==> flow/design.v <==
`timescale 1ns / 1ps
module lcd_controller(
    input clk,
    input rst,
    input en,
    input cmd,
    input [7:0] data,
    output reg [7:4] DB,
    output reg LCD_E,
    output reg LCD_RS,
    output LCD_RW,
    output reg busy
    );
	assign LCD_RW = 0;
  wire buffer_write;
  reg buffer_read;
  reg [7:0] buffer_data;
  reg buffer_cmd;
  wire buffer_full;
  wire buffer_empty;
  reg [8:0] memory [0:31];
  reg [4:0] head, tail;
  always @ (negedge clk, posedge rst)
    if (rst)
      tail <= 0;
    else
      if (buffer_write)
        tail <= tail + 1;
  always @ (posedge clk)
    if (buffer_write)
      memory[tail - 5'd1] <= {cmd, data};
  always @ (negedge clk, posedge rst)
    if (rst)
      head <= 0;
    else
      if (buffer_read)
        head <= head + 1;
  always @ (posedge clk, posedge rst)
    if (rst)
      {buffer_cmd, buffer_data} <= 0;
    else
      if (buffer_read)
        {buffer_cmd, buffer_data} <= memory[head - 5'd1];
  reg [6:0] count;
  always @ (posedge clk, posedge rst)
    if (rst)
      count <= 0;
    else
      case ({buffer_write, buffer_read})
        2'b10: count <= count + 1;
        2'b01: count <= count - 1;
      endcase
  assign buffer_empty = (count == 0) ? 1'b1 : 0;
  assign buffer_full = (count == 7'd31) ? 1'b1 : 0;
  reg [24:0] init_seq_count;
  reg [3:0] init_seq_state;
	reg mode_state;
	parameter INIT_MODE = 1'b0;
	parameter NORMAL_MODE = 1'b1;
  reg [7:0] data_init;
  parameter IDLE = 4'd0;
  parameter FIFTEENMS = 4'd1;
  parameter ONE = 4'd2;
  parameter TWO = 4'd3;
  parameter THREE = 4'd4;
  parameter FOUR = 4'd5;
  parameter FIVE = 4'd6;
  parameter SIX = 4'd7;
  parameter SEVEN = 4'd8;
  parameter EIGHT = 4'd9;
  parameter DONE_POWER_INIT = 4'd10;
  always @ (posedge clk, posedge rst)
    if (rst)
      init_seq_state <= IDLE;
    else
      case (init_seq_state)
        IDLE: init_seq_state <= FIFTEENMS;
        FIFTEENMS:
          if (init_seq_count == (25'd750000 - 25'd1)) init_seq_state <= ONE;
          else init_seq_state <= FIFTEENMS;
        ONE:
          if (init_seq_count == (25'd12 - 25'd1)) init_seq_state <= TWO;
          else init_seq_state <= ONE;
        TWO:
          if (init_seq_count == (25'd205000 - 25'd1)) init_seq_state <= THREE;
          else init_seq_state <= TWO;
        THREE:
          if (init_seq_count == (25'd12 - 25'd1)) init_seq_state <= FOUR;
          else init_seq_state <= THREE;
        FOUR:
          if (init_seq_count == (25'd5000 - 25'd1)) init_seq_state <= FIVE;
          else init_seq_state <= FOUR;
        FIVE:
          if (init_seq_count == (25'd12 - 25'd1)) init_seq_state <= SIX;
          else init_seq_state <= FIVE;
        SIX:
          if (init_seq_count == (25'd2000 - 25'd1)) init_seq_state <= SEVEN;
          else init_seq_state <= SIX;
        SEVEN:
          if (init_seq_count == (25'd12 - 25'd1)) init_seq_state <= EIGHT;
          else init_seq_state <= SEVEN;
        EIGHT:
          if (init_seq_count == (25'd2000 - 25'd1)) init_seq_state <= DONE_POWER_INIT;
          else init_seq_state <= EIGHT;
        default: init_seq_state <= DONE_POWER_INIT;
      endcase
  always @ (posedge clk, posedge rst)
    if (rst)
      init_seq_count <= 0;
    else
      case (init_seq_state)
        FIFTEENMS:
          if (init_seq_count == (25'd750000 - 25'd1)) init_seq_count <= 0;
          else init_seq_count <= init_seq_count + 1;
        ONE, THREE, FIVE, SEVEN:
          if (init_seq_count == (25'd12 - 25'd1)) init_seq_count <= 0;
          else init_seq_count <= init_seq_count + 1;
        TWO:
          if (init_seq_count == (25'd205000 - 25'd1)) init_seq_count <= 0;
          else init_seq_count <= init_seq_count + 1;
        FOUR:
          if (init_seq_count == (25'd5000 - 25'd1)) init_seq_count <= 0;
          else init_seq_count <= init_seq_count + 1;
        SIX, EIGHT:
          if (init_seq_count == (25'd2000 - 25'd1)) init_seq_count <= 0;
          else init_seq_count <= init_seq_count + 1;
      endcase
  reg [3:0] timing_seq_state;
  reg [16:0] timing_count;
  parameter INIT_TIMING = 4'd0;
  parameter HIGH_SETUP = 4'd1;
  parameter HIGH_HOLD = 4'd2;
  parameter ONEUS = 4'd3;
  parameter LOW_SETUP = 4'd4;
  parameter LOW_HOLD = 4'd5;
  parameter FORTYUS = 4'd6;
  parameter CLEAR_HOME_PAUSE = 4'd7;
  parameter DONE_WRITE = 4'd8;
  parameter CLEAR_CMD = 8'h01;
  parameter HOME_CMD = 7'h01;
	reg tx_init;
  always @ (posedge clk, posedge rst)
    if (rst)
      timing_seq_state <= 0;
    else
      case (timing_seq_state)
        INIT_TIMING:
          if (tx_init) timing_seq_state <= HIGH_SETUP;
          else timing_seq_state <= INIT_TIMING;
        HIGH_SETUP:
          if (timing_count == 17'd2 - 17'd1) timing_seq_state <= HIGH_HOLD;
          else timing_seq_state <= HIGH_SETUP;
        HIGH_HOLD:
          if (timing_count == 17'd12 - 17'd1) timing_seq_state <= ONEUS;
          else timing_seq_state <= HIGH_HOLD;
        ONEUS:
          if (timing_count == 17'd50 - 17'd1) timing_seq_state <= LOW_SETUP;
          else timing_seq_state <= ONEUS;
        LOW_SETUP:
          if (timing_count == 17'd2 - 17'd1) timing_seq_state <= LOW_HOLD;
          else timing_seq_state <= LOW_SETUP;
        LOW_HOLD:
          if (timing_count == 17'd12 - 17'd1) timing_seq_state <= FORTYUS;
          else timing_seq_state <= LOW_HOLD;
        FORTYUS:
          if (timing_count == 17'd2000 - 17'd1)
            case (mode_state)
              INIT_MODE:
                if ( (data_init == CLEAR_CMD) || (data_init[7:1] == HOME_CMD) )
                  timing_seq_state <= CLEAR_HOME_PAUSE;
                else
                  timing_seq_state <= DONE_WRITE;
              NORMAL_MODE:
                if ( (buffer_data == CLEAR_CMD ) || (buffer_data[7:1] == HOME_CMD) )
                  timing_seq_state <= CLEAR_HOME_PAUSE;
                else
                  timing_seq_state <= DONE_WRITE;
              default: timing_seq_state <= DONE_WRITE;
            endcase
          else
            timing_seq_state <= FORTYUS;
        CLEAR_HOME_PAUSE:
          if (timing_count == 17'd82000 - 17'd1) timing_seq_state <= DONE_WRITE;
          else timing_seq_state <= CLEAR_HOME_PAUSE;
        DONE_WRITE: timing_seq_state <= INIT_TIMING;
      endcase
  always @ (posedge clk, posedge rst)
    if (rst)
      timing_count <= 0;
    else
      case (timing_seq_state)
        HIGH_SETUP, LOW_SETUP:
          if (timing_count == 17'd2 - 17'd1) timing_count <= 0;
          else timing_count <= timing_count + 1;
        HIGH_HOLD, LOW_HOLD:
          if (timing_count == 17'd12 - 17'd1) timing_count <= 0;
          else timing_count <= timing_count + 1;
        ONEUS:
          if (timing_count == 17'd50 - 17'd1) timing_count <= 0;
          else timing_count <= timing_count + 1;
        FORTYUS:
          if (timing_count == 17'd2000 - 17'd1) timing_count <= 0;
          else timing_count <= timing_count + 1;
        CLEAR_HOME_PAUSE:
          if (timing_count == 17'd82000 - 17'd1) timing_count <= 0;
          else timing_count <= timing_count + 1;
      endcase
  reg [5:0] init_mode_state;
  reg [25:0] main_counter;
  parameter INIT = 6'd0;
  parameter FUNCTION_SET = 6'd1;
  parameter ENTRY_SET = 6'd2;
  parameter SET_DISPLAY = 6'd3;
  parameter CLEAR_DISPLAY = 6'd4;
  parameter SET_ADDR = 6'd5;
  parameter CHAR_L = 6'd6;
  parameter CHAR_C = 6'd7;
  parameter CHAR_D1 = 6'd8;
  parameter CHAR_SPACE = 6'd9;
  parameter CHAR_R = 6'd10;
  parameter CHAR_E = 6'd11;
  parameter CHAR_A = 6'd12;
  parameter CHAR_D2 = 6'd13;
  parameter CHAR_Y = 6'd14;
  parameter ONESEC = 6'd15;
  parameter CLEAR_LCD_READY = 6'd16;
  parameter DONE_INIT_MODE = 6'd17;
  parameter TIMEONESEC = 26'd500000;
  always @ (posedge clk, posedge rst)
    if (rst)
      init_mode_state <= 0;
    else
      case (init_mode_state)
        INIT:
          if (init_seq_state == DONE_POWER_INIT) init_mode_state <= FUNCTION_SET;
          else init_mode_state <= INIT;
        FUNCTION_SET:
          if (timing_seq_state == DONE_WRITE) init_mode_state <= ENTRY_SET;
          else init_mode_state <= FUNCTION_SET;
        ENTRY_SET:
          if (timing_seq_state == DONE_WRITE) init_mode_state <= SET_DISPLAY;
          else init_mode_state <= ENTRY_SET;
        SET_DISPLAY:
          if (timing_seq_state == DONE_WRITE) init_mode_state <= CLEAR_DISPLAY;
          else init_mode_state <= SET_DISPLAY;
        CLEAR_DISPLAY:
          if (timing_seq_state == DONE_WRITE) init_mode_state <= SET_ADDR;
          else init_mode_state <= CLEAR_DISPLAY;
        SET_ADDR:
          if (timing_seq_state == DONE_WRITE) init_mode_state <= CHAR_L;
          else init_mode_state <= SET_ADDR;
        CHAR_L:
          if (timing_seq_state == DONE_WRITE) init_mode_state <= CHAR_C;
          else init_mode_state <= CHAR_L;
        CHAR_C:
          if (timing_seq_state == DONE_WRITE) init_mode_state <= CHAR_D1;
          else init_mode_state <= CHAR_C;
        CHAR_D1:
          if (timing_seq_state == DONE_WRITE) init_mode_state <= CHAR_SPACE;
          else init_mode_state <= CHAR_D1;
        CHAR_SPACE:
          if (timing_seq_state == DONE_WRITE) init_mode_state <= CHAR_R;
          else init_mode_state <= CHAR_SPACE;
        CHAR_R:
          if (timing_seq_state == DONE_WRITE) init_mode_state <= CHAR_E;
          else init_mode_state <= CHAR_R;
        CHAR_E:
          if (timing_seq_state == DONE_WRITE) init_mode_state <= CHAR_A;
          else init_mode_state <= CHAR_E;
        CHAR_A:
          if (timing_seq_state == DONE_WRITE) init_mode_state <= CHAR_D2;
          else init_mode_state <= CHAR_A;
        CHAR_D2:
          if (timing_seq_state == DONE_WRITE) init_mode_state <= CHAR_Y;
          else init_mode_state <= CHAR_D2;
        CHAR_Y:
          if (timing_seq_state == DONE_WRITE) init_mode_state <= ONESEC;
          else init_mode_state <= CHAR_Y;
        ONESEC:
          if (main_counter == TIMEONESEC - 26'd1) init_mode_state <= CLEAR_LCD_READY;
          else init_mode_state <= ONESEC;
        CLEAR_LCD_READY:
          if (timing_seq_state == DONE_WRITE) init_mode_state <= DONE_INIT_MODE;
          else init_mode_state <= CLEAR_LCD_READY;
        default:
          init_mode_state <= DONE_INIT_MODE;
      endcase
  always @ (posedge clk, posedge rst)
    if (rst)
      main_counter <= 0;
    else
      case (init_mode_state)
        ONESEC:
          if (main_counter == TIMEONESEC - 26'd1) main_counter <= 0;
          else main_counter <= main_counter + 1;
        default: main_counter <= 0;
      endcase
	always @ (posedge clk, posedge rst)
		if (rst)
			mode_state <= 0;
		else
			case (mode_state)
				INIT_MODE:
					if (init_mode_state == DONE_INIT_MODE) mode_state <= NORMAL_MODE;
					else mode_state <= INIT_MODE;
				default: mode_state <= NORMAL_MODE;
			endcase
	reg normal_mode_state;
  parameter NORMAL_MODE_IDLE = 1'd0;
  parameter WRITE_DATA = 1'd1;
  always @ (posedge clk, posedge rst)
    if (rst)
      normal_mode_state <= 0;
    else
      case (normal_mode_state)
        NORMAL_MODE_IDLE:
          if (!buffer_empty)
            normal_mode_state <= WRITE_DATA;
          else
            normal_mode_state <= NORMAL_MODE_IDLE;
        WRITE_DATA:
          if (timing_seq_state == DONE_WRITE) normal_mode_state <= NORMAL_MODE_IDLE;
          else normal_mode_state <= WRITE_DATA;
        default: normal_mode_state <= NORMAL_MODE_IDLE;
      endcase
  always @ (*) begin
  	case (mode_state)
  		INIT_MODE:
        case (init_mode_state)
          FUNCTION_SET, ENTRY_SET, SET_DISPLAY, CLEAR_DISPLAY, SET_ADDR,
          CHAR_L, CHAR_C, CHAR_D1, CHAR_SPACE, CHAR_R, CHAR_E, CHAR_A, CHAR_D2,
          CHAR_Y, CLEAR_LCD_READY:
            tx_init <= 1'b1;
          default:
            tx_init <= 0;
        endcase
  		NORMAL_MODE:
  			case (normal_mode_state)
          WRITE_DATA:
  					tx_init <= 1'b1;
  				default:
  					tx_init <= 0;
  			endcase
  	endcase
  end
  always @ (*)
		case (mode_state)
			INIT_MODE:
				case (init_mode_state)
				  CHAR_L, CHAR_C, CHAR_D1, CHAR_SPACE, CHAR_R, CHAR_E, CHAR_A,
				  CHAR_D2, CHAR_Y:
            LCD_RS <= 1'b1;
				  default:
            LCD_RS <= 0;
				endcase
			NORMAL_MODE:
				case (normal_mode_state)
          WRITE_DATA:
            LCD_RS <= ~buffer_cmd;
					default:
            LCD_RS <= 0;
				endcase
		endcase
  always @ (*)
		case (init_mode_state)
		  FUNCTION_SET: data_init <= 8'h28;
		  ENTRY_SET: data_init <= 8'h06;
		  SET_DISPLAY: data_init <= 8'h0D;
		  CLEAR_DISPLAY, CLEAR_LCD_READY: data_init <= 8'h01;
		  SET_ADDR: data_init <= 8'h80;
		  CHAR_L: data_init <= 8'h4C;
		  CHAR_C: data_init <= 8'h43;
		  CHAR_D1: data_init <= 8'h44;
		  CHAR_SPACE: data_init <= 8'h20;
		  CHAR_R: data_init <= 8'h72;
		  CHAR_E: data_init <= 8'h65;
		  CHAR_A: data_init <= 8'h61;
		  CHAR_D2: data_init <= 8'h64;
		  CHAR_Y: data_init <= 8'h79;
		  default: data_init <= 0;
		endcase
  always @ (*)
		case (mode_state)
			INIT_MODE:
				case (init_mode_state)
				  INIT:
            case (init_seq_state)
              ONE, THREE, FIVE:
                DB <= 4'h3;
              SEVEN:
                DB <= 4'h2;
              default: DB <= 0;
            endcase
				  default:
            case (timing_seq_state)
              HIGH_SETUP, HIGH_HOLD: DB <= data_init[7:4];
              LOW_SETUP, LOW_HOLD: DB <= data_init[3:0];
              default: DB <= 0;
            endcase
				endcase
			NORMAL_MODE:
        case (normal_mode_state)
          WRITE_DATA:
            case (timing_seq_state)
              HIGH_SETUP, HIGH_HOLD: DB <= buffer_data[7:4];
              LOW_SETUP, LOW_HOLD: DB <= buffer_data[3:0];
              default: DB <= 0;
            endcase
          default: DB <= 0;
        endcase
		endcase
  always @ (*)
		case (mode_state)
			INIT_MODE:
				case (init_mode_state)
				  INIT:
            case (init_seq_state)
              ONE, THREE, FIVE, SEVEN:
                LCD_E <= 1'b1;
              default: LCD_E <= 0;
            endcase
				  default:
            case (timing_seq_state)
              HIGH_SETUP, LOW_SETUP: LCD_E <= 0;
              HIGH_HOLD, LOW_HOLD: LCD_E <= 1'b1;
              default: LCD_E <= 0;
            endcase
				endcase
			NORMAL_MODE:
				case (timing_seq_state)
					HIGH_SETUP, LOW_SETUP: LCD_E <= 0;
					HIGH_HOLD, LOW_HOLD: LCD_E <= 1'b1;
					default: LCD_E <= 0;
				 endcase
		endcase
  always @ (*)
		case (mode_state)
			INIT_MODE:
				case (init_mode_state)
				  DONE_INIT_MODE: busy <= 1'b0;
				  default: busy <= 1'b1;
				endcase
			NORMAL_MODE:
        if (buffer_full) busy <= 1'b1;
        else busy <= 1'b0;
		endcase
  assign buffer_write = ((en) && (!buffer_full)) ? 1'b1 : 0;
  always @ (posedge clk, posedge rst)
    if (rst)
      buffer_read <= 0;
    else
      case (mode_state)
        NORMAL_MODE:
          case (normal_mode_state)
            NORMAL_MODE_IDLE:
              if (!buffer_empty) buffer_read <= 1'b1;
              else buffer_read <= 0;
            default: buffer_read <= 0;
          endcase
        default:
          buffer_read <= 0;
      endcase
endmodule
`timescale 1ns / 1ps
module snaptest(
  input clk,
  input rst,
  input busy,
  input PS2_CLK,
  input PS2_DATA,
  output reg en,
  output reg cmd,
  output reg [7:0] data,
  output reg [7:0] LED
  );
  reg ps2cf;
  reg ps2df;
  wire en_sr_clk_filter;
  wire en_sr_data_filter;
  wire [7:0] ps2_clk_filter;
  wire [7:0] ps2_data_filter;
  shift_register_8bit S1 (
    .clk(clk),
    .rst(rst),
    .en(en_sr_clk_filter),
    .din(PS2_CLK),
    .sr(ps2_clk_filter)
    );
  shift_register_8bit S2 (
    .clk(clk),
    .rst(rst),
    .en(en_sr_data_filter),
    .din(PS2_DATA),
    .sr(ps2_data_filter)
    );
  assign en_sr_clk_filter = 1'b1;
  always @ (posedge clk, posedge rst)
    if (rst)
      ps2cf <= 1'b1;   
    else
      if (ps2_clk_filter == 8'hff) ps2cf <= 1'b1;
      else if (ps2_clk_filter == 8'h00) ps2cf <= 0;
  assign en_sr_data_filter = 1'b1;
  always @ (posedge clk, posedge rst)
    if (rst)
      ps2df <= 1'b1;   
    else
      if (ps2_data_filter == 8'hff) ps2df <= 1'b1;
      else if (ps2_data_filter == 8'h00) ps2df <= 0;
  wire en_sr_keyval1;
  wire en_sr_keyval2;
  wire en_sr_keyval3;
  wire [10:0] sr_val1;
  wire [10:0] sr_val2;
  wire [10:0] sr_val3;
  reg [7:0] keyval1;
  reg [7:0] keyval2;
  reg [7:0] keyval3;
  shift_register_11bit SE1 (
    .clk(clk),
    .rst(rst),
    .en(en_sr_keyval1),
    .din(ps2df),
    .sr(sr_val1)
    );
  shift_register_11bit SE2 (
    .clk(clk),
    .rst(rst),
    .en(en_sr_keyval2),
    .din(ps2df),
    .sr(sr_val2)
    );
  shift_register_11bit SE3 (
    .clk(clk),
    .rst(rst),
    .en(en_sr_keyval3),
    .din(ps2df),
    .sr(sr_val3)
    );
  reg [4:0] state;
  reg [3:0] bit_count;
  parameter IDLE = 5'd0;
  parameter WTCLKLO1 = 5'd1;
  parameter SHIFT1_IN = 5'd2;
  parameter WTCLKHI1 = 5'd3;
  parameter GETKEY1 = 5'd4;
  parameter WTCLKLO2 = 5'd5;
  parameter SHIFT2_IN = 5'd6;
  parameter WTCLKHI2 = 5'd7;
  parameter GETKEY2 = 5'd8;
  parameter BREAKEY = 5'd9;
  parameter WTCLKLO3 = 5'd10;
  parameter SHIFT3_IN = 5'd11;
  parameter WTCLKHI3 = 5'd12;
  parameter GETKEY3 = 5'd13;
  parameter SENDDATA = 5'd14;
  parameter SENDASCII = 5'd15;
  parameter SENDBACKSPACE = 5'd16;
  parameter SENDARROWKEY = 5'd17;
  parameter SENDCAPSLOCK = 5'd18;
  always @ (posedge clk, posedge rst) begin
    if (rst) begin
      state <= 0;
    end
    else begin
      case (state)
        IDLE:
          if (ps2df) state <= IDLE;
          else state <= WTCLKLO1;
        WTCLKLO1:
          case (ps2cf)
            1'b0: state <= SHIFT1_IN;
            1'b1:
              if (bit_count == 11) state <= GETKEY1;
              else state <= WTCLKLO1;
          endcase
        SHIFT1_IN: state <= WTCLKHI1;
        WTCLKHI1:
          if (ps2cf) state <= WTCLKLO1;
          else state <= WTCLKHI1;
        GETKEY1: state <= WTCLKLO2;
		    WTCLKLO2:
          case (ps2cf)
            1'b0: state <= SHIFT2_IN;
            1'b1:
              if (bit_count == 11) state <= GETKEY2;
              else state <= WTCLKLO2;
          endcase
        SHIFT2_IN: state <= WTCLKHI2;
        WTCLKHI2:
          if (ps2cf) state <= WTCLKLO2;
          else state <= WTCLKHI2;
        GETKEY2: state <= BREAKEY;
        BREAKEY:
          if (keyval2 == 8'hF0)
            state <= WTCLKLO3;
          else if (keyval1 == 8'hE0)
            state <= WTCLKLO1;
          else if ((keyval1 == 8'hF0) && ((keyval2 == 8'h12) || (keyval2 == 8'h59)))  
            state <= IDLE;
          else
            state <= WTCLKLO2;
        WTCLKLO3:
          case (ps2cf)
            1'b0: state <= SHIFT3_IN;
            1'b1:
              if (bit_count == 11) state <= GETKEY3;
              else state <= WTCLKLO3;
          endcase
        SHIFT3_IN: state <= WTCLKHI3;
        WTCLKHI3:
          if (ps2cf) state <= WTCLKLO3;
          else state <= WTCLKHI3;
        GETKEY3: state <= SENDDATA;
		    SENDDATA:
    			case (keyval3)
    				8'h66: state <= SENDBACKSPACE;
    				8'h75, 8'h6B, 8'h72, 8'h74: state <= SENDARROWKEY;
            8'h12, 8'h59: state <= IDLE;  
            8'h58: state <= SENDCAPSLOCK;
    				default: state <= SENDASCII;
    			endcase
        SENDASCII:
          if (keyval1 == 8'h12)
            state <= WTCLKLO2;
          else
            state <= IDLE;
		    SENDARROWKEY, SENDBACKSPACE, SENDCAPSLOCK: state <= IDLE;
		endcase
    end
  end
  always @ (posedge clk, posedge rst) begin
    if (rst) begin
      bit_count <= 0;
    end
    else begin
      case (state)
        WTCLKHI1, WTCLKHI2, WTCLKHI3:
          if (ps2cf) bit_count <= bit_count + 1;
        GETKEY1, GETKEY2, GETKEY3:
          bit_count <= 0;
        default:
          bit_count <= bit_count;
      endcase
    end
  end
  assign en_sr_keyval1 = (state == SHIFT1_IN) ? 1'b1 : 0;
  assign en_sr_keyval2 = (state == SHIFT2_IN) ? 1'b1 : 0;
  assign en_sr_keyval3 = (state == SHIFT3_IN) ? 1'b1 : 0;
  always @ (posedge clk, posedge rst) begin
    if (rst)
      keyval1 <= 0;
    else
      if (state == GETKEY1)
        keyval1 <= sr_val1[9:1];
  end
  always @ (posedge clk, posedge rst) begin
    if (rst)
      keyval2 <= 0;
    else
      if (state == GETKEY2)
        keyval2 <= sr_val2[9:1];
  end
  always @ (posedge clk, posedge rst) begin
    if (rst)
      keyval3 <= 0;
    else
      if (state == GETKEY3)
        keyval3 <= sr_val3[9:1];
  end
	reg data_ready;
	always @ (*)
		if (state == SENDDATA)
			data_ready <= 1'b1;
		else
			data_ready <= 0;
	reg [7:0] ascii;
	reg ascii_read;
	reg backspace_read;
	reg arrowkey_read;
  reg shiftkey_read;
  reg capslock_read;
  always @ (*)
    if (state == SENDCAPSLOCK)
      capslock_read <= 1'b1;
    else
      capslock_read <= 0;
  always @ (*)
    if ((state == SENDASCII) && ((keyval1 == 8'h12) || (keyval1 == 8'h59)))
      shiftkey_read <= 1'b1;
    else
      shiftkey_read <= 0;
  always @ (*)
    if (state == SENDASCII)
      ascii_read <= 1'b1;
    else
      ascii_read <= 0;
  always @ (*)
    if (state == SENDBACKSPACE)
      backspace_read <= 1'b1;
    else
      backspace_read <= 0;
  always @ (*)
    if (state == SENDARROWKEY)
      arrowkey_read <= 1'b1;
    else
      arrowkey_read <= 0;
  parameter caps_small_base = 8'h61;
	parameter caps_large_base = 8'h41;
	reg [7:0] caps_base;
	always @ (posedge clk, posedge rst)
    if (rst)
      caps_base <= caps_small_base;
    else
      if (capslock_read)
        case (caps_base)
          caps_small_base:
            if (keyval3 == 8'h58) caps_base <= caps_large_base;
            else caps_base <= caps_small_base;
          caps_large_base:
            if (keyval3 == 8'h58) caps_base <= caps_small_base;
            else caps_base <= caps_large_base;
        endcase
	always @ (posedge clk, posedge rst) begin
		if (rst) begin
			ascii <= 0;
		end
		else begin
			if (state == SENDASCII) begin
				case (keyval3)
					8'h1C:
            if (shiftkey_read)
              case (caps_base)
                caps_small_base: ascii <= (caps_large_base + 0);
                caps_large_base: ascii <= (caps_small_base + 0);
              endcase
            else
              ascii <= (caps_base + 0);	 
					8'h32:
            if (shiftkey_read)
              case (caps_base)
                caps_small_base: ascii <= (caps_large_base + 1);
                caps_large_base: ascii <= (caps_small_base + 1);
              endcase
            else
              ascii <= (caps_base + 1);	 
					8'h21:
            if (shiftkey_read)
              case (caps_base)
                caps_small_base: ascii <= (caps_large_base + 2);
                caps_large_base: ascii <= (caps_small_base + 2);
              endcase
            else
              ascii <= (caps_base + 2);	 
					8'h23:
            if (shiftkey_read)
              case (caps_base)
                caps_small_base: ascii <= (caps_large_base + 3);
                caps_large_base: ascii <= (caps_small_base + 3);
              endcase
            else
              ascii <= (caps_base + 3);	 
					8'h24:
            if (shiftkey_read)
              case (caps_base)
                caps_small_base: ascii <= (caps_large_base + 4);
                caps_large_base: ascii <= (caps_small_base + 4);
              endcase
            else
              ascii <= (caps_base + 4);	 
					8'h2B:
            if (shiftkey_read)
              case (caps_base)
                caps_small_base: ascii <= (caps_large_base + 5);
                caps_large_base: ascii <= (caps_small_base + 5);
              endcase
            else
              ascii <= (caps_base + 5);	 
					8'h34:
            if (shiftkey_read)
              case (caps_base)
                caps_small_base: ascii <= (caps_large_base + 6);
                caps_large_base: ascii <= (caps_small_base + 6);
              endcase
            else
              ascii <= (caps_base + 6);	 
					8'h33:
            if (shiftkey_read)
              case (caps_base)
                caps_small_base: ascii <= (caps_large_base + 7);
                caps_large_base: ascii <= (caps_small_base + 7);
              endcase
            else
              ascii <= (caps_base + 7);	 
					8'h43:
            if (shiftkey_read)
              case (caps_base)
                caps_small_base: ascii <= (caps_large_base + 8);
                caps_large_base: ascii <= (caps_small_base + 8);
              endcase
            else
              ascii <= (caps_base + 8);	 
					8'h3B:
            if (shiftkey_read)
              case (caps_base)
                caps_small_base: ascii <= (caps_large_base + 9);
                caps_large_base: ascii <= (caps_small_base + 9);
              endcase
            else
              ascii <= (caps_base + 9);	 
					8'h42:
            if (shiftkey_read)
              case (caps_base)
                caps_small_base: ascii <= (caps_large_base + 10);
                caps_large_base: ascii <= (caps_small_base + 10);
              endcase
            else
              ascii <= (caps_base + 10);	 
					8'h4B:
            if (shiftkey_read)
              case (caps_base)
                caps_small_base: ascii <= (caps_large_base + 11);
                caps_large_base: ascii <= (caps_small_base + 11);
              endcase
            else
              ascii <= (caps_base + 11);	 
					8'h3A:
            if (shiftkey_read)
              case (caps_base)
                caps_small_base: ascii <= (caps_large_base + 12);
                caps_large_base: ascii <= (caps_small_base + 12);
              endcase
            else
              ascii <= (caps_base + 12);	 
					8'h31:
            if (shiftkey_read)
              case (caps_base)
                caps_small_base: ascii <= (caps_large_base + 13);
                caps_large_base: ascii <= (caps_small_base + 13);
              endcase
            else
              ascii <= (caps_base + 13);	 
					8'h44:
            if (shiftkey_read)
              case (caps_base)
                caps_small_base: ascii <= (caps_large_base + 14);
                caps_large_base: ascii <= (caps_small_base + 14);
              endcase
            else
              ascii <= (caps_base + 14);	 
					8'h4D:
            if (shiftkey_read)
              case (caps_base)
                caps_small_base: ascii <= (caps_large_base + 15);
                caps_large_base: ascii <= (caps_small_base + 15);
              endcase
            else
              ascii <= (caps_base + 15);	 
					8'h15:
            if (shiftkey_read)
              case (caps_base)
                caps_small_base: ascii <= (caps_large_base + 16);
                caps_large_base: ascii <= (caps_small_base + 16);
              endcase
            else
              ascii <= (caps_base + 16);	 
					8'h2D:
            if (shiftkey_read)
              case (caps_base)
                caps_small_base: ascii <= (caps_large_base + 17);
                caps_large_base: ascii <= (caps_small_base + 17);
              endcase
            else
              ascii <= (caps_base + 17);	 
					8'h1B:
            if (shiftkey_read)
              case (caps_base)
                caps_small_base: ascii <= (caps_large_base + 18);
                caps_large_base: ascii <= (caps_small_base + 18);
              endcase
            else
              ascii <= (caps_base + 18);	 
					8'h2C:
            if (shiftkey_read)
              case (caps_base)
                caps_small_base: ascii <= (caps_large_base + 19);
                caps_large_base: ascii <= (caps_small_base + 19);
              endcase
            else
              ascii <= (caps_base + 19);	 
					8'h3C:
            if (shiftkey_read)
              case (caps_base)
                caps_small_base: ascii <= (caps_large_base + 20);
                caps_large_base: ascii <= (caps_small_base + 20);
              endcase
            else
              ascii <= (caps_base + 20);	 
					8'h2A:
            if (shiftkey_read)
              case (caps_base)
                caps_small_base: ascii <= (caps_large_base + 21);
                caps_large_base: ascii <= (caps_small_base + 21);
              endcase
            else
              ascii <= (caps_base + 21);	 
					8'h1D:
            if (shiftkey_read)
              case (caps_base)
                caps_small_base: ascii <= (caps_large_base + 22);
                caps_large_base: ascii <= (caps_small_base + 22);
              endcase
            else
              ascii <= (caps_base + 22);	 
					8'h22:
            if (shiftkey_read)
              case (caps_base)
                caps_small_base: ascii <= (caps_large_base + 23);
                caps_large_base: ascii <= (caps_small_base + 23);
              endcase
            else
              ascii <= (caps_base + 23);	 
					8'h35:
            if (shiftkey_read)
              case (caps_base)
                caps_small_base: ascii <= (caps_large_base + 24);
                caps_large_base: ascii <= (caps_small_base + 24);
              endcase
            else
              ascii <= (caps_base + 24);	 
					8'h1A:
            if (shiftkey_read)
              case (caps_base)
                caps_small_base: ascii <= (caps_large_base + 25);
                caps_large_base: ascii <= (caps_small_base + 25);
              endcase
            else
              ascii <= (caps_base + 25);	 
					8'h45, 8'h70: ascii <= 8'h30;	 
					8'h16, 8'h69: ascii <= 8'h31;	 
					8'h1E, 8'h72: ascii <= 8'h32;	 
					8'h26, 8'h7A: ascii <= 8'h33;	 
					8'h25, 8'h6B: ascii <= 8'h34;	 
					8'h2E, 8'h73: ascii <= 8'h35;	 
					8'h36, 8'h74: ascii <= 8'h36;	 
					8'h3D, 8'h6C: ascii <= 8'h37;	 
					8'h3E, 8'h75: ascii <= 8'h38;	 
					8'h46, 8'h7D: ascii <= 8'h39;	 
					8'h29: ascii <= 8'h20;
					default: ascii <= 8'h41;
				endcase
			end
		end
	end
	assign caps_lock_make_code = (keyval3 == 8'h58) ? 1'b1 : 0;
  parameter S_IDLE = 5'd0;
  parameter S_2 = 5'd2;
  parameter S_ASCII = 5'd3;
  parameter S_WRASCII1 = 5'd4;
  parameter S_WRASCII2 = 5'd5;
  parameter S_WRASCII3 = 5'd6;
  parameter S_CNT16 = 5'd7;
  parameter S_CNT32 = 5'd8;
  parameter S_BACKSPACE = 5'd9;
  parameter S_MOVEADDRLOWRIGHTA = 5'd10;
  parameter S_MOVEADDRLOWRIGHTB = 5'd11;
  parameter S_MOVEADDRLEFTA = 5'd12;
  parameter S_WRSPACE = 5'd13;
  parameter S_MOVEADDRLEFTB = 5'd14;
  parameter S_ARROWKEY = 5'd15;
  parameter S_MOVEADDRARWUP = 5'd16;
  parameter S_MOVEADDRARWDOWN = 5'd17;
  parameter S_MOVEADDRARWLEFT = 5'd18;
  parameter S_MOVEADDRARWRIGHT = 5'd19;
  reg [4:0] data_controller_state;
  reg [5:0] char_count;
  always @ (posedge clk, posedge rst)
    if (rst)
      data_controller_state <= S_IDLE;
    else
      case(data_controller_state)
        S_IDLE:
    			if (!caps_lock_make_code)
            if (char_count == 6'd32)
              data_controller_state <= S_CNT32;
            else
      				case ({busy, data_ready})
      					2'b10: data_controller_state <= S_IDLE;
      					2'b01: data_controller_state <= S_2;
      					default: data_controller_state <= S_IDLE;
      				endcase
    			else
    				data_controller_state <= S_IDLE;
        S_2:
    			if (backspace_read)
    				data_controller_state <= S_BACKSPACE;
    			else if (ascii_read)
    				data_controller_state <= S_ASCII;
    			else if (arrowkey_read)
    				data_controller_state <= S_ARROWKEY;
        S_ASCII:
          if (char_count == 6'd16)
            data_controller_state <= S_CNT16;
          else
            data_controller_state <= S_WRASCII1;
  		  S_WRASCII1: data_controller_state <= S_WRASCII2;
  		  S_WRASCII2:
    			if (!busy)
    				data_controller_state <= S_WRASCII3;
    			else
    				data_controller_state <= S_WRASCII2;
  		  S_WRASCII3: data_controller_state <= S_IDLE;
  		  S_CNT16: data_controller_state <= S_WRASCII1;
  		  S_CNT32: data_controller_state <= S_IDLE;
  		  S_BACKSPACE:
    			if (char_count == 0)
    				data_controller_state <= S_MOVEADDRLOWRIGHTA;
    			else
    				data_controller_state <= S_MOVEADDRLEFTA;
  		  S_MOVEADDRLEFTA: data_controller_state <= S_WRSPACE;
  		  S_MOVEADDRLOWRIGHTA: data_controller_state <= S_WRSPACE;
  		  S_WRSPACE:
    			if (char_count == 0)
    				data_controller_state <= S_MOVEADDRLOWRIGHTB;
    			else
    				data_controller_state <= S_MOVEADDRLEFTB;
  		  S_MOVEADDRLEFTB: data_controller_state <= S_IDLE;
  		  S_MOVEADDRLOWRIGHTB: data_controller_state <= S_IDLE;
  		  S_ARROWKEY:
          case (keyval3)
            8'h75: data_controller_state <= S_MOVEADDRARWUP;
            8'h72: data_controller_state <= S_MOVEADDRARWDOWN;
            8'h6B: data_controller_state <= S_MOVEADDRARWLEFT;
            8'h74: data_controller_state <= S_MOVEADDRARWRIGHT;
          endcase
        S_MOVEADDRARWUP: data_controller_state <= S_IDLE;
        S_MOVEADDRARWDOWN: data_controller_state <= S_IDLE;
        S_MOVEADDRARWLEFT: data_controller_state <= S_IDLE;
        S_MOVEADDRARWRIGHT: data_controller_state <= S_IDLE;
		endcase
  reg [5:0] char_count_sub;
  reg line_bit;
	always @ (*)
    if (char_count <= 6'd16)
      line_bit <= 0;
    else
      line_bit <= 1'b1;
	always @ (*)
    if (char_count <= 6'd16)
      char_count_sub <= 6'd1;
    else
      char_count_sub <= 6'd17;
  always @ (posedge clk, posedge rst)
    if (rst)
      {cmd,data} <= 0;
    else
  		case (data_controller_state)
  			S_WRASCII3: {cmd,data} <= {1'b0, ascii};
  			S_CNT16: {cmd,data} <= {1'b1, 8'hC0};
  			S_CNT32: {cmd,data} <= {1'b1, 8'h80};
  			S_MOVEADDRLEFTA,
        S_MOVEADDRLEFTB:
          {cmd, data} <= {1'b1, 1'b1, line_bit, char_count[5:0] - char_count_sub};
  			S_WRSPACE: {cmd, data} <= {1'b0, 8'h20};
  			S_MOVEADDRLOWRIGHTA, S_MOVEADDRLOWRIGHTB:
  				{cmd, data} <= {1'b1, 8'hCF};
        S_MOVEADDRARWUP, S_MOVEADDRARWDOWN:
          if (line_bit)
            {cmd, data} <= {1'b1, 1'b1, ~line_bit, char_count[5:0] - char_count_sub + 6'd1};
          else
            {cmd, data} <= {1'b1, 1'b1, ~line_bit, char_count[5:0]};
        S_MOVEADDRARWLEFT:
          if (char_count == 6'd16)
            {cmd, data} <= {1'b1, 8'h8F};
          else if (char_count == 6'd0)
            {cmd, data} <= {1'b1, 8'hCF};
          else
            {cmd, data} <= {1'b1, 1'b1, line_bit, char_count[5:0] - char_count_sub};
        S_MOVEADDRARWRIGHT:
          if (char_count == 6'd15)
            {cmd, data} <= {1'b1, 8'hC0};
          else if (char_count == 6'd31)
            {cmd, data} <= {1'b1, 8'h80};
          else
            {cmd, data} <= {1'b1, 1'b1, line_bit, char_count[5:0] - char_count_sub + 6'd2};
  		endcase
  always @ (posedge clk)
    if (rst)
      en <= 0;
    else
  		case (data_controller_state)
  			S_WRASCII3,
        S_CNT16,
        S_CNT32,
        S_MOVEADDRLEFTA,
        S_MOVEADDRLEFTB,
  			S_WRSPACE,
        S_MOVEADDRLOWRIGHTA,
        S_MOVEADDRLOWRIGHTB,
        S_MOVEADDRARWUP,
        S_MOVEADDRARWDOWN,
        S_MOVEADDRARWLEFT,
        S_MOVEADDRARWRIGHT:
  				en <= 1'b1;
  			default:
  				en <= 0;
		  endcase
	always @ (posedge clk, posedge rst) begin
		if (rst)
			char_count <= 0;
		else
			case (data_controller_state)
				S_WRASCII3: char_count <= char_count + 1;
				S_CNT32: char_count <= 0;
				S_MOVEADDRLEFTB: char_count <= char_count - 1;
        S_MOVEADDRLOWRIGHTB: char_count <= 6'd31;
        S_MOVEADDRARWUP,
        S_MOVEADDRARWDOWN:
          if (char_count > 16)
            char_count <= char_count - 6'd16;
          else
            char_count <= char_count + 6'd16;
        S_MOVEADDRARWLEFT:
          if (char_count == 6'd0)
            char_count <= 6'd31;
          else
            char_count <= char_count - 1;
        S_MOVEADDRARWRIGHT:
          if (char_count == 6'd31)
            char_count <= 0;
          else
            char_count <= char_count + 1;
			endcase
	end
	always @ (posedge clk, posedge rst) begin
    if (rst)
      LED <= 0;
    else
		  LED <= keyval1;
  end
endmodule
module shift_register_11bit(
  input clk,
  input rst,
  input en,
  input din,
  output reg [10:0] sr
  );
  always @ (posedge clk, posedge rst)
    if (rst)
      sr <= 0;
    else
      if (en)
        sr <= {din, sr[10:1]};
endmodule
module shift_register_8bit(
  input clk,
  input rst,
  input en,
  input din,
  output reg [7:0] sr
  );
  always @ (posedge clk, posedge rst)
    if (rst)
      sr <= 8'hff;
    else
      if (en)
        sr <= {din, sr[7:1]};
endmodule
`timescale 1ns / 1ps
module lcd_top(
  input clk,
  input rst,
  input PS2_CLK,
  input PS2_DATA,
  output [7:4] DB,
  output LCD_E,
  output LCD_RS,
  output LCD_RW,
  output [7:0] LED
  );
  wire busy;
  wire cmd;
  wire en;
  wire [7:0] data;
  snaptest LD1 (
    .clk(clk),
    .rst(rst),
    .busy(busy),
	 .PS2_CLK(PS2_CLK),
	 .PS2_DATA(PS2_DATA),
    .cmd(cmd),
    .en(en),
    .data(data),
	 .LED(LED)
    );
  lcd_controller LC1 (
    .clk(clk),
    .rst(rst),
    .en(en),
    .cmd(cmd),
    .data(data),
    .DB(DB),
    .LCD_E(LCD_E),
    .LCD_RS(LCD_RS),
    .LCD_RW(LCD_RW),
    .busy(busy)
    );
endmodule
Step by step through the tools: lcd_top
Each step is given for the RTL above and for the edited RTL.
"orig" refers to lines of the RTL above, "edited" to lines of the edited file.
"delta": "edited" minus "orig" as printed here.
Operators: Yosys type, input widths -> output width; for muxes data width and select width s.
Library cell names are shortened.
{"block": "setup", "top_module": "lcd_top", "clock_port": "clk", "cell_library": "sky130hd", "corner": "tt_025C_1v80"}

Edit of the RTL
The edit as a unified diff against the file above.
A script made this edit. It was not meant as an optimisation and need not keep what the design does.
begin of diff
@@ -227,8 +227,5 @@
   parameter DONE_INIT_MODE = 6'd17;
   parameter TIMEONESEC = 26'd500000;
-  always @ (posedge clk, posedge rst)
-    if (rst)
-      init_mode_state <= 0;
-    else
+  always @ (posedge clk)
       case (init_mode_state)
         INIT:
end of diff

Word-level counts
Yosys after proc, flatten, opt, wreduce and memory -nomap, before mapping. Print and check cells are not counted.
Memory sizes are those after Yosys's memory passes, which may raise the word count (mostly to a power of two), join words into wider ones and drop unused or constant bits.
{"block": "bits", "item": "register_bits", "orig": 230, "edited": 230, "delta": 0}
{"block": "bits", "item": "ramBits", "orig": 288, "edited": 288, "delta": 0}
{"block": "bits", "item": "romBits", "orig": 336, "edited": 336, "delta": 0}
{"block": "bits", "item": "clocked_rd_ports_x_width", "orig": 10, "edited": 20, "delta": 10}
{"block": "bits", "item": "n_memories", "orig": 5, "edited": 5, "delta": 0}
{"block": "memory_table", "item": "memory_list", "orig": "LC1.memory 32x9 r1 w1; 32x8 r1 w0; 32x1 r1 w0; 32x1 r1 w0; 16x1 r1 w0", "edited": "LC1.memory 32x9 r1 w1; 32x8 r1 w0; 32x1 r1 w0; 32x1 r1 w0; 16x1 r1 w0"}
{"block": "op_classes", "item": "n_addsub", "orig": 42, "edited": 42, "delta": 0}
{"block": "op_classes", "item": "cmp", "orig": 2, "edited": 2, "delta": 0}
{"block": "op_classes", "item": "equal", "orig": 186, "edited": 186, "delta": 0}
{"block": "op_classes", "item": "mux", "orig": 201, "edited": 201, "delta": 0}
{"block": "op_classes", "item": "n_logic", "orig": 4, "edited": 4, "delta": 0}
{"block": "op_classes", "item": "reduce_logical", "orig": 64, "edited": 64, "delta": 0}
{"block": "ops", "operator": "$mux 1", "orig": 51, "edited": 51, "delta": 0}
{"block": "ops", "operator": "$mux 8", "orig": 29, "edited": 29, "delta": 0}
{"block": "ops", "operator": "$pmux 8 s2", "orig": 27, "edited": 27, "delta": 0}
{"block": "ops", "operator": "$ne 4x2->1 const B", "orig": 26, "edited": 26, "delta": 0}
{"block": "ops", "operator": "$eq 8x7->1 const B", "orig": 24, "edited": 24, "delta": 0}
{"block": "ops", "operator": "$eq 8x6->1 const B", "orig": 23, "edited": 23, "delta": 0}
{"block": "ops", "operator": "$reduce_or 2->1", "orig": 21, "edited": 21, "delta": 0}
{"block": "ops", "operator": "$eq 5x4->1 const B", "orig": 16, "edited": 16, "delta": 0}
{"block": "ops", "operator": "$mux 2", "orig": 14, "edited": 14, "delta": 0}
{"block": "ops", "operator": "$mux 3", "orig": 11, "edited": 11, "delta": 0}
{"block": "ops", "operator": "$add 8x5->8 const B", "orig": 10, "edited": 10, "delta": 0}
{"block": "ops", "operator": "$eq 8x5->1 const B", "orig": 10, "edited": 10, "delta": 0}
{"block": "ops", "operator": "$mux 4", "orig": 10, "edited": 10, "delta": 0}
{"block": "ops", "operator": "$mux 5", "orig": 10, "edited": 10, "delta": 0}
{"block": "ops", "operator": "$eq 6x4->1 const B", "orig": 9, "edited": 9, "delta": 0}
{"block": "ops", "operator": "$add 8x4->8 const B", "orig": 8, "edited": 8, "delta": 0}
{"block": "ops", "operator": "$eq 4x3->1 const B", "orig": 8, "edited": 8, "delta": 0}
{"block": "ops", "operator": "$eq 5x3->1 const B", "orig": 8, "edited": 8, "delta": 0}
{"block": "ops", "operator": "$eq 5x5->1 const B", "orig": 7, "edited": 7, "delta": 0}
{"block": "ops", "operator": "$pmux 1 s2", "orig": 6, "edited": 6, "delta": 0}
{"block": "ops", "operator": "$reduce_bool 2->1", "orig": 6, "edited": 6, "delta": 0}
{"block": "ops", "operator": "$eq 4x4->1 const B", "orig": 5, "edited": 5, "delta": 0}
{"block": "ops", "operator": "$eq 8x8->1 const B", "orig": 5, "edited": 5, "delta": 0}
{"block": "ops", "operator": "$mux 17", "orig": 5, "edited": 5, "delta": 0}
{"block": "ops", "operator": "$mux 25", "orig": 5, "edited": 5, "delta": 0}
{"block": "ops", "operator": "$mux 6", "orig": 5, "edited": 5, "delta": 0}
{"block": "ops", "operator": "$pmux 4 s2", "orig": 5, "edited": 5, "delta": 0}
{"block": "ops", "operator": "$add 8x3->8 const B", "orig": 4, "edited": 4, "delta": 0}
The list need not be complete.

Longest topological paths
Longest topological path by Yosys (ltp), each cell counted once; first at word level (registers and memories cut), then after technology mapping (sequential cells cut; the memories' decode and read muxes count).
{"block": "depth", "item": "word_depth", "orig": 9, "edited": 9, "delta": 0}
{"block": "depth", "item": "ABC_AREA", "orig": "0", "edited": "0"}
{"block": "depth", "item": "ltp_mapped", "orig": 15, "edited": 16, "delta": 1}
{"block": "depth", "item": "depth_no_buf", "orig": 14, "edited": 15, "delta": 1}

After synthesis
The flow's flattened synthesis, as Yosys stat reports it; memories are mapped. The netlist is that of the ABC_AREA named above (0 if unset); the other value can give another one.
{"block": "types", "cell": "nand2_1", "orig": 150, "edited": 127, "delta": -23}
{"block": "types", "cell": "nor2_1", "orig": 171, "edited": 189, "delta": 18}
{"block": "types", "cell": "clkbuf_1", "orig": 60, "edited": 75, "delta": 15}
{"block": "types", "cell": "dfxtp_1", "orig": 1, "edited": 16, "delta": 15}
{"block": "types", "cell": "xnor2_1", "orig": 46, "edited": 58, "delta": 12}
{"block": "types", "cell": "buf_2", "orig": 22, "edited": 13, "delta": -9}
{"block": "types", "cell": "nand3_1", "orig": 59, "edited": 67, "delta": 8}
{"block": "types", "cell": "mux2i_1", "orig": 12, "edited": 20, "delta": 8}
{"block": "types", "cell": "a21oi_1", "orig": 68, "edited": 75, "delta": 7}
{"block": "types", "cell": "buf_1", "orig": 10, "edited": 3, "delta": -7}
{"block": "types", "cell": "o21ai_0", "orig": 93, "edited": 87, "delta": -6}
{"block": "types", "cell": "or4_1", "orig": 11, "edited": 5, "delta": -6}
{"block": "types", "cell": "dfrtp_1", "orig": 221, "edited": 216, "delta": -5}
{"block": "types", "cell": "xor2_1", "orig": 38, "edited": 33, "delta": -5}
{"block": "types", "cell": "a21o_1", "orig": 15, "edited": 10, "delta": -5}
{"block": "types", "cell": "nor4b_1", "orig": 13, "edited": 8, "delta": -5}
{"block": "types", "cell": "o211ai_1", "orig": 12, "edited": 7, "delta": -5}
{"block": "types", "cell": "mux4_2", "orig": 90, "edited": 86, "delta": -4}
The list need not be complete.
{"block": "mapped", "item": "stdcells", "orig": 1941, "edited": 1951, "delta": 10}
{"block": "mapped", "item": "mapped_area_um2", "orig": 25002.7, "edited": 25249.2, "delta": 246.5}
{"block": "mapped", "item": "seqArea_um2", "orig": 15026.9, "edited": 15202.1, "delta": 175.2}
{"block": "mapped", "item": "ff_cells", "orig": 542, "edited": 552, "delta": 10}
{"block": "mapped", "item": "buf_cells", "orig": 95, "edited": 96, "delta": 1}
The figures by module come from a second, unflattened synthesis with its own total; it is not the netlist above.
{"block": "unflattened", "item": "hier_cells", "orig": 2044, "edited": 1975, "delta": -69}
{"block": "unflattened", "item": "area_unflattened_um2", "orig": 26157.6, "edited": 26118.8, "delta": -38.8}
Rows give one instance, submodules left out.
{"block": "by_module_orig", "module": "lcd_controller", "instances": 1, "n_cells": 1256, "area_um2": 18078.6}
{"block": "by_module_orig", "module": "snaptest", "instances": 1, "n_cells": 680, "area_um2": 6033.3}
{"block": "by_module_orig", "module": "shift_register_11bit", "instances": 3, "n_cells": 24, "area_um2": 451.7}
{"block": "by_module_orig", "module": "shift_register_8bit", "instances": 2, "n_cells": 18, "area_um2": 345.3}
{"block": "by_module_orig", "module": "lcd_top", "instances": 1, "n_cells": 0, "area_um2": 0.0}
{"block": "by_module_edited", "module": "lcd_controller", "instances": 1, "n_cells": 1223, "area_um2": 18162.4}
{"block": "by_module_edited", "module": "snaptest", "instances": 1, "n_cells": 644, "area_um2": 5910.7}
{"block": "by_module_edited", "module": "shift_register_11bit", "instances": 3, "n_cells": 24, "area_um2": 451.7}
{"block": "by_module_edited", "module": "shift_register_8bit", "instances": 2, "n_cells": 18, "area_um2": 345.3}
{"block": "by_module_edited", "module": "lcd_top", "instances": 1, "n_cells": 0, "area_um2": 0.0}

Layout results
Runs of the flow (Yosys, OpenROAD) on both versions; the two runs of a pair have the same settings. The constraints put input and output delay at 20% of the set period each and load the outputs with 0.01 pF.
{"block": "flow_settings_pair_A", "CAP_MARGIN": 40, "CORE_UTILIZATION": 66, "GPL_ROUTABILITY_DRIVEN": 0, "MAX_ROUTING_LAYER": "met4", "PLACE_DENSITY_LB_ADDON": 0.13, "SETUP_SLACK_MARGIN": 2.1, "SLEW_MARGIN": 0, "period_ns": 8.19, "CORE_MARGIN": 2}
{"block": "measured_pair_A", "item": "yosys.chip_area_um2", "orig": 25002.7, "edited": 25249.2, "delta": 246.5}
{"block": "measured_pair_A", "item": "die_area_um2", "orig": 39455.9, "edited": 39836.2, "delta": 380.3}
{"block": "measured_pair_A", "item": "final_cell_area_um2", "orig": 29563.4, "edited": 30056.3, "delta": 492.9}
{"block": "measured_pair_A", "item": "util_pct", "orig": 78.9, "edited": 79.8, "delta": 0.9}
{"block": "measured_pair_A", "item": "worstSetupSlack_ns", "orig": 1.524, "edited": 1.386, "delta": -0.138}
{"block": "measured_pair_A", "item": "final_setup_tns_ns", "orig": 0.000, "edited": 0.000, "delta": 0.000}
{"block": "measured_pair_A", "item": "worst_hold_slack_ns", "orig": 0.366, "edited": 0.368, "delta": 0.002}
{"block": "measured_pair_A", "item": "totalPower_mw", "orig": 5.613, "edited": 6.252, "delta": 0.639}
"totalPower_mw": no workload was simulated; the value follows from the tool's default switching activity.
